==> flow/design.v <==
module logarithm #(
	parameter n = 16,
	parameter m = 24,
	parameter k = 5 ,
	parameter p = 24
) (
	input        clk  ,  
	input        reset,  
	input        start,
	input  [0:n] x    ,
	output [1:p] y    ,
	output reg   done
);
	reg [2:0] current_state;
	reg [2:0] next_state   ;
	wire      z_gt2        ;
	wire      i_positive   ;
	reg [2:0] sel_z        ;
	reg       load_z       ;
	reg       sel_i        ;
	reg       load_i       ;
	reg       shift_y      ;
	reg  [  m+1:0] z           ;
	wire [  m+1:0] trunc_square;
	wire [  m+1:0] trunc_div   ;
	wire [  m+1:0] z_input     ;
	reg  [  k-1:0] i           ;
	wire [  k-1:0] i_input     ;
	wire [  k-1:0] i_minus_1   ;
	reg  [    1:p] yy          ;
	wire [    m:0] mult_in     ;
	wire [2*m+1:0] mult_out    ;
	assign z_input = (sel_z == 2'd00) ?  {1'b0, x, {(m-n){1'd0}}} :
	(sel_z == 2'd01) ? 	trunc_square :
	trunc_div;
	assign mult_in     = z[m:0];
	assign mult_out     = mult_in * mult_in;
	assign trunc_square = mult_out[2*m+1:m];
	assign trunc_div    = {1'd0, z[m+1:1]};
	always @(posedge clk or negedge reset) begin : proc_z
		if(~reset) begin
			z <= 0;
		end else begin
			if (load_z == 1'b1)
				z <= z_input;
		end
	end
	assign i_input = sel_i ? i_minus_1 : p;
	assign i_minus_1 = i - 1;
	wire [15:0] binary_p = p;
	always @(posedge clk or negedge reset) begin : proc_i
		if(~reset) begin
			i <= 0;
		end else begin
			if (load_i == 1'b1)
				i <= i_input;
		end
	end
	always @(posedge clk or negedge reset) begin : proc_yy
		if(~reset) begin
			yy <= 0;
		end else begin
			if (shift_y == 1'b1)
				yy <= {yy[2:p], z[m+1]};
		end
	end
	always @(posedge clk or negedge reset) begin : proc_current_state
		if(~reset) begin
			current_state <= 0;
		end else begin
			current_state <= next_state;
		end
	end
	assign i_positive = i ? 1 : 0;
	assign z_gt2 = z[m+1];
	assign y = yy;
	always @(*) begin
		next_state = current_state;
		case (current_state)
			3'd0 : begin
				if (~start)
					next_state = 3'd1;
			end
			3'd1 : begin
				if (start)
					next_state = 3'd2;
			end
			3'd2 : begin
				next_state = 3'd3;
			end
			3'd3 : begin
				next_state = 3'd4;
			end
			3'd4 : begin
				if (z_gt2)
					next_state = 3'd5;
				else
					next_state = 3'd6;
			end
			3'd5 : begin
				next_state = 3'd6;
			end
			3'd6 : begin
				if (i_positive)
					next_state = 3'd3;
				else
					next_state = 3'd0;
			end
			default : next_state = 3'd0;
		endcase
	end
	always @(*) begin
		case (current_state)
			3'd0, 3'd1: begin
				sel_z   = 2'b00;
				load_z  = 1'b0;
				sel_i   = 1'b0;
				load_i  = 1'b0;
				shift_y = 1'b0;
				done    = 1'b1;
			end
			3'd2 : begin
				sel_z   = 2'b00;
				load_z  = 1'b1;
				sel_i   = 1'b0;
				load_i  = 1'b1;
				shift_y = 1'b0;
				done    = 1'b0;
			end
			3'd3 : begin
				sel_z   = 2'b01;
				load_z  = 1'b1;
				sel_i   = 1'b1;
				load_i  = 1'b1;
				shift_y = 1'b0;
				done    = 1'b0;
			end
			3'd4 : begin
				sel_z   = 2'b00;
				load_z  = 1'b0;
				sel_i   = 1'b0;
				load_i  = 1'b0;
				shift_y = 1'b1;
				done    = 1'b0;
			end
			3'd5 : begin
				sel_z   = 2'b10;
				load_z  = 1'b1;
				sel_i   = 1'b0;
				load_i  = 1'b0;
				shift_y = 1'b0;
				done    = 1'b0;
			end
			3'd6 : begin
				sel_z   = 2'b00;
				load_z  = 1'b0;
				sel_i   = 1'b0;
				load_i  = 1'b0;
				shift_y = 1'b0;
				done    = 1'b0;
			end
			default : begin
				sel_z   = 2'b00;
				load_z  = 1'b0;
				sel_i   = 1'b0;
				load_i  = 1'b0;
				shift_y = 1'b0;
				done    = 1'b0;
			end
		endcase
	end
endmodule
Subject: tool reports on logarithm

Hi,

== Step by step through the tools: logarithm ==
Each step is given for the RTL above and for the edited RTL.
"unedited" refers to lines of the RTL above, "edited" to lines of the edited file.
"difference" is "edited" less "unedited", of the values as shown.
The mark -- stands for no value.
Design
  top module: logarithm
  clock input: clk
  library: sky130hd
  timing corner: tt_025C_1v80

== Edit of the RTL ==
Unified diff, file above to edited file.
The edit is scripted: it alters the design's behaviour and was not made to optimise anything.
begin of diff
@@ -57,8 +57,6 @@
 		end
 	end
-	always @(posedge clk or negedge reset) begin : proc_yy
-		if(~reset) begin
-			yy <= 0;
-		end else begin
+	always @(posedge clk) begin : proc_yy
+		begin
 			if (shift_y == 1'b1)
 				yy <= {yy[2:p], z[m+1]};
end of diff

== Elaborated design ==
Yosys after proc, flatten, opt, wreduce and memory -nomap, before mapping. Memory bits, and registers merged into a memory's read port (data or address), are not among the register bits. Print and check cells are not counted. Equal cells are merged and count once.
Storage and ports
  register bits: unedited 58, edited 58, difference 0
Operators by class
  add/subtract/negate cells: unedited 1, edited 1, difference 0
  $mul: unedited 1, edited 1, difference 0
  eq/ne operators: unedited 9, edited 9, difference 0
  multiplexer cells: unedited 15, edited 15, difference 0
  reduce/logical cells: unedited 7, edited 7, difference 0
Operator kinds equal on both sides are left out: 18.

== Logic depth ==
Depth = most cells in a row (Yosys ltp): at word level without a register or memory, in the mapped netlist without a sequential cell, where the memories' decode and read muxes count.
Depth
  word-level depth: unedited 5, edited 5, difference 0
  ABC_AREA: unedited 0, edited 0
  depth in mapped cells: unedited 28, edited 29, difference +1
  mapped depth without buffers: unedited 26, edited 27, difference +1

== Mapped cells and area ==
Yosys stat after the flow's synthesis: flattened, memories mapped to cells. It holds for the ABC_AREA given above (unset counts as 0); a run with the other value may have another netlist.
Cell types
  sky130_fd_sc_hd__nor2_1: unedited 68, edited 104, difference +36
  sky130_fd_sc_hd__and2_1: unedited 106, edited 80, difference -26
  sky130_fd_sc_hd__dfrtp_1: unedited 61, edited 37, difference -24
  sky130_fd_sc_hd__mux2_2: unedited 25, edited 1, difference -24
  sky130_fd_sc_hd__edfxtp_1: unedited 0, edited 24, difference +24
  sky130_fd_sc_hd__clkbuf_1: unedited 76, edited 60, difference -16
  sky130_fd_sc_hd__nand2_1: unedited 209, edited 196, difference -13
  sky130_fd_sc_hd__o21ai_0: unedited 37, edited 24, difference -13
  sky130_fd_sc_hd__o21ai_1: unedited 3, edited 11, difference +8
  sky130_fd_sc_hd__o211ai_1: unedited 9, edited 2, difference -7
  sky130_fd_sc_hd__nand3_1: unedited 15, edited 9, difference -6
  sky130_fd_sc_hd__o21bai_1: unedited 5, edited 11, difference +6
  sky130_fd_sc_hd__a21oi_1: unedited 54, edited 59, difference +5
  sky130_fd_sc_hd__a21o_1: unedited 21, edited 16, difference -5
  sky130_fd_sc_hd__xnor2_1: unedited 19, edited 24, difference +5
  sky130_fd_sc_hd__nor2b_1: unedited 11, edited 6, difference -5
  sky130_fd_sc_hd__mux2i_1: unedited 10, edited 15, difference +5
  sky130_fd_sc_hd__a22oi_1: unedited 9, edited 4, difference -5
Cell types equal on both sides are left out: 15.
Not every row of either side is listed.
Mapped netlist
  standard cells after synthesis: unedited 2182, edited 2145, difference -37
  chip area (Yosys) (µm²): unedited 20145.6, edited 19916.6, difference -229.0
  sequential area (µm²): unedited 1552.7, edited 1672.9, difference +120.2
  flip-flop cells: unedited 62, edited 62, difference 0

== Worst setup path after synthesis ==
Source: OpenSTA report_checks on the synthesized netlist (no wires, ideal clock, input and output delay 20% of the period each), path of least setup slack; recovery checks are left aside. Register names are those of the netlist, which keeps one name where synthesis merged equal registers.
Timing path after synthesis
  kind: unedited register -> register, edited register -> register
  start: unedited reg z[12], edited reg z[18]
  end: unedited reg z[21], edited reg z[9]
  clock period (ns): unedited 9.0, edited 9.0, difference 0.0
  library setup time (ns): unedited 0.104, edited 0.124, difference +0.020
  launch time at the first pin (ns): unedited 0.000, edited 0.000, difference 0.000
  arrival (ns): unedited 6.961, edited 6.934, difference -0.027
  data required time (ns): unedited 8.896, edited 8.876, difference -0.020
  path slack (ns): unedited 1.935, edited 1.942, difference +0.007
  delay of the path (ns): unedited 7.065, edited 7.058, difference -0.007
  stages: unedited 25, edited 27, difference +2
  path buffers: unedited 2, edited 2, difference 0
  synthesis period reached (ns): unedited 7.065, edited 7.058, difference -0.007
"delay of the path" is the arrival time less input delay plus setup time.
"stages": output pins that drive a net of the path, with the launching flip-flop's if there is one; two outputs of one cell count as two.
"synthesis period reached" is the clock period less the worst setup slack; recovery checks do not enter. This is arithmetic on one report: input and output delays are still those of the set period (20% each).
The rows between start and end are the longest chain of elaborated cells between them; the timing report does not say that the signal goes this way. Where chains are equally long, one stands for them.
A line is the first line of the expression or statement that the cell stems from. Yosys adds cells for indexed reads and writes and turns some case tables into memories.
Between the ends, after synthesis, unedited
  path through: sky130_fd_sc_hd__dfrtp_1 > sky130_fd_sc_hd__clkbuf_1 > sky130_fd_sc_hd__clkbuf_1 > sky130_fd_sc_hd__nand2_1 > sky130_fd_sc_hd__fa_1 > sky130_fd_sc_hd__inv_1 > sky130_fd_sc_hd__fa_1 > sky130_fd_sc_hd__inv_1 > sky130_fd_sc_hd__fa_1 > sky130_fd_sc_hd__inv_1 > sky130_fd_sc_hd__fa_1 > sky130_fd_sc_hd__fa_1 > sky130_fd_sc_hd__fa_1 > sky130_fd_sc_hd__inv_1 > sky130_fd_sc_hd__fa_1 > sky130_fd_sc_hd__inv_1 > sky130_fd_sc_hd__ha_1 > sky130_fd_sc_hd__a21oi_1 > sky130_fd_sc_hd__o21ai_0 > sky130_fd_sc_hd__a211o_1 > sky130_fd_sc_hd__a221oi_2 > sky130_fd_sc_hd__a21oi_1 > sky130_fd_sc_hd__o41ai_2 > sky130_fd_sc_hd__mux2_1 > sky130_fd_sc_hd__a221oi_1
  length of the longest elaborated chain: 3
  elaborated cells on any way between the ends: 3
  classes of those cells: mul: 1; mux: 2
Ends and longest elaborated chain, after synthesis, unedited
  start: declaration: line 23  | reg [ m+1:0] z ;
  start: assignment: line 42  | z <= 0;
  start: assignment: line 45  | z <= z_input;
  25-bit by 25-bit multiplier with 50-bit output: line 37  | assign mult_out = mult_in * mult_in;
  26-bit two-way mux: line 34  | (sel_z == 2'd01) ? trunc_square :
  26-bit two-way mux: line 33  | assign z_input = (sel_z == 2'd00) ? {1'b0, x, {(m-n){1'd0}}} :
  end: assignment: line 42
  end: assignment: line 45
  end: declaration: line 23
Between the ends, after synthesis, edited
  path through: sky130_fd_sc_hd__dfrtp_1 > sky130_fd_sc_hd__clkbuf_1 > sky130_fd_sc_hd__clkbuf_1 > sky130_fd_sc_hd__nand2_1 > sky130_fd_sc_hd__fa_1 > sky130_fd_sc_hd__inv_1 > sky130_fd_sc_hd__fa_1 > sky130_fd_sc_hd__inv_1 > sky130_fd_sc_hd__fa_1 > sky130_fd_sc_hd__fa_1 > sky130_fd_sc_hd__inv_1 > sky130_fd_sc_hd__fa_1 > sky130_fd_sc_hd__fa_1 > sky130_fd_sc_hd__inv_1 > sky130_fd_sc_hd__fa_1 > sky130_fd_sc_hd__inv_1 > sky130_fd_sc_hd__ha_1 > sky130_fd_sc_hd__and3_1 > sky130_fd_sc_hd__and4_1 > sky130_fd_sc_hd__a221oi_2 > sky130_fd_sc_hd__nand3_2 > sky130_fd_sc_hd__a311oi_2 > sky130_fd_sc_hd__o21bai_2 > sky130_fd_sc_hd__a221oi_2 > sky130_fd_sc_hd__xor2_1 > sky130_fd_sc_hd__a21o_1 > sky130_fd_sc_hd__o21ai_1
  length of the longest elaborated chain: 3
  elaborated cells on any way between the ends: 3
  classes of those cells: mul: 1; mux: 2
Ends and longest elaborated chain, after synthesis, edited
  start: declaration: line 23  | reg [ m+1:0] z ;
  start: assignment: line 42  | z <= 0;
  start: assignment: line 45  | z <= z_input;
  25-bit by 25-bit multiplier with 50-bit output: line 37  | assign mult_out = mult_in * mult_in;
  26-bit two-way mux: line 34  | (sel_z == 2'd01) ? trunc_square :
  26-bit two-way mux: line 33  | assign z_input = (sel_z == 2'd00) ? {1'b0, x, {(m-n){1'd0}}} :
  end: assignment: line 42
  end: assignment: line 45
  end: declaration: line 23

== Timing after layout ==
From the final timing report of each run of pair A: the path of least setup slack in the routed layout; clock arrival at registers is part of the times.
Timing path after layout
  kind: unedited register -> register, edited register -> register
  start: unedited reg z[15], edited reg z[8]
  end: unedited reg z[21], edited reg z[22]
  clock period (ns): unedited 9.0, edited 9.0, difference 0.0
  library setup time (ns): unedited 0.10, edited 0.16, difference +0.06
  launch time at the first pin (ns): unedited 0.34, edited 0.33, difference -0.01
  arrival (ns): unedited 8.29, edited 8.35, difference +0.06
  data required time (ns): unedited 9.23, edited 9.17, difference -0.06
  path slack (ns): unedited 0.94, edited 0.82, difference -0.12
  stages: unedited 26, edited 25, difference -1
  path buffers: unedited 0, edited 0, difference 0
The rows between start and end are the longest chain of elaborated cells between them; the timing report does not say that the signal goes this way. Where chains are equally long, one stands for them.
Between the ends, after layout, unedited
  path through: sky130_fd_sc_hd__dfrtp_1 > sky130_fd_sc_hd__inv_1 > sky130_fd_sc_hd__nor2_1 > sky130_fd_sc_hd__inv_1 > sky130_fd_sc_hd__fa_1 > sky130_fd_sc_hd__inv_1 > sky130_fd_sc_hd__fa_1 > sky130_fd_sc_hd__inv_1 > sky130_fd_sc_hd__fa_1 > sky130_fd_sc_hd__fa_1 > sky130_fd_sc_hd__inv_1 > sky130_fd_sc_hd__fa_1 > sky130_fd_sc_hd__fa_1 > sky130_fd_sc_hd__inv_1 > sky130_fd_sc_hd__fa_1 > sky130_fd_sc_hd__inv_1 > sky130_fd_sc_hd__ha_1 > sky130_fd_sc_hd__nand4_1 > sky130_fd_sc_hd__nor3_1 > sky130_fd_sc_hd__nand2_1 > sky130_fd_sc_hd__o211ai_1 > sky130_fd_sc_hd__nand4_1 > sky130_fd_sc_hd__a21oi_1 > sky130_fd_sc_hd__o41ai_2 > sky130_fd_sc_hd__mux2_1 > sky130_fd_sc_hd__a221oi_1
  length of the longest elaborated chain: 3
  elaborated cells on any way between the ends: 3
  classes of those cells: mul: 1; mux: 2
Ends and longest elaborated chain, after layout, unedited
  start: declaration: line 23  | reg [ m+1:0] z ;
  start: assignment: line 42  | z <= 0;
  start: assignment: line 45  | z <= z_input;
  25-bit by 25-bit multiplier with 50-bit output: line 37  | assign mult_out = mult_in * mult_in;
  26-bit two-way mux: line 34  | (sel_z == 2'd01) ? trunc_square :
  26-bit two-way mux: line 33  | assign z_input = (sel_z == 2'd00) ? {1'b0, x, {(m-n){1'd0}}} :
  end: assignment: line 42
  end: assignment: line 45
  end: declaration: line 23
Between the ends, after layout, edited
  path through: sky130_fd_sc_hd__dfrtp_1 > sky130_fd_sc_hd__inv_1 > sky130_fd_sc_hd__nor2_1 > sky130_fd_sc_hd__fa_1 > sky130_fd_sc_hd__fa_1 > sky130_fd_sc_hd__inv_1 > sky130_fd_sc_hd__fa_1 > sky130_fd_sc_hd__fa_1 > sky130_fd_sc_hd__inv_1 > sky130_fd_sc_hd__fa_1 > sky130_fd_sc_hd__fa_1 > sky130_fd_sc_hd__inv_1 > sky130_fd_sc_hd__fa_1 > sky130_fd_sc_hd__inv_1 > sky130_fd_sc_hd__ha_1 > sky130_fd_sc_hd__and3_1 > sky130_fd_sc_hd__and4_1 > sky130_fd_sc_hd__a221oi_2 > sky130_fd_sc_hd__a31oi_1 > sky130_fd_sc_hd__o31ai_2 > sky130_fd_sc_hd__a211oi_2 > sky130_fd_sc_hd__nand2b_4 > sky130_fd_sc_hd__a21oi_1 > sky130_fd_sc_hd__xor2_1 > sky130_fd_sc_hd__a222oi_1
  length of the longest elaborated chain: 3
  elaborated cells on any way between the ends: 3
  classes of those cells: mul: 1; mux: 2
Ends and longest elaborated chain, after layout, edited
  start: declaration: line 23  | reg [ m+1:0] z ;
  start: assignment: line 42  | z <= 0;
  start: assignment: line 45  | z <= z_input;
  25-bit by 25-bit multiplier with 50-bit output: line 37  | assign mult_out = mult_in * mult_in;
  26-bit two-way mux: line 34  | (sel_z == 2'd01) ? trunc_square :
  26-bit two-way mux: line 33  | assign z_input = (sel_z == 2'd00) ? {1'b0, x, {(m-n){1'd0}}} :
  end: assignment: line 42
  end: assignment: line 45
  end: declaration: line 23

== Flow runs ==
Both versions went through the flow (Yosys, OpenROAD) with the same settings in each pair. Constraints: input delay and output delay 20% of the set period each, output load 0.01 pF.
Settings, pair A
  CORE_UTILIZATION: 40
  period_ns: 9.0
  CAP_MARGIN: 20
  CORE_MARGIN: 2
  SLEW_MARGIN: 20
Final reports, pair A
  post-synthesis cell area (µm²): unedited 20145.6, edited 19916.6, difference -229.0
  area of the die (µm²): unedited 52175.7, edited 51592.6, difference -583.1
  standard-cell area after routing (µm²): unedited 21742.1, edited 21444.3, difference -297.8
  post-route utilization (%): unedited 43.5, edited 43.7, difference +0.2
  setup slack of the critical path (ns): unedited 0.936, edited 0.815, difference -0.121
  post-route setup TNS (ns): unedited 0.000, edited 0.000, difference 0.000
  lowest hold slack (ns): unedited 0.473, edited 0.453, difference -0.020
  total power of the final layout (mW): unedited 0.6810, edited 0.6627, difference -0.0183
  period reached (ns): unedited 8.064, edited 8.185, difference +0.121
"period reached": clock period set for the run, less the worst setup slack. It is reckoned from that one timing run; input and output delays stay at 20% of the period that was set.
By "total power of the final layout" is meant OpenSTA's value without simulated activity: inputs other than the clock are taken to toggle once in ten clock periods, and the tool carries that through the logic.

Regards
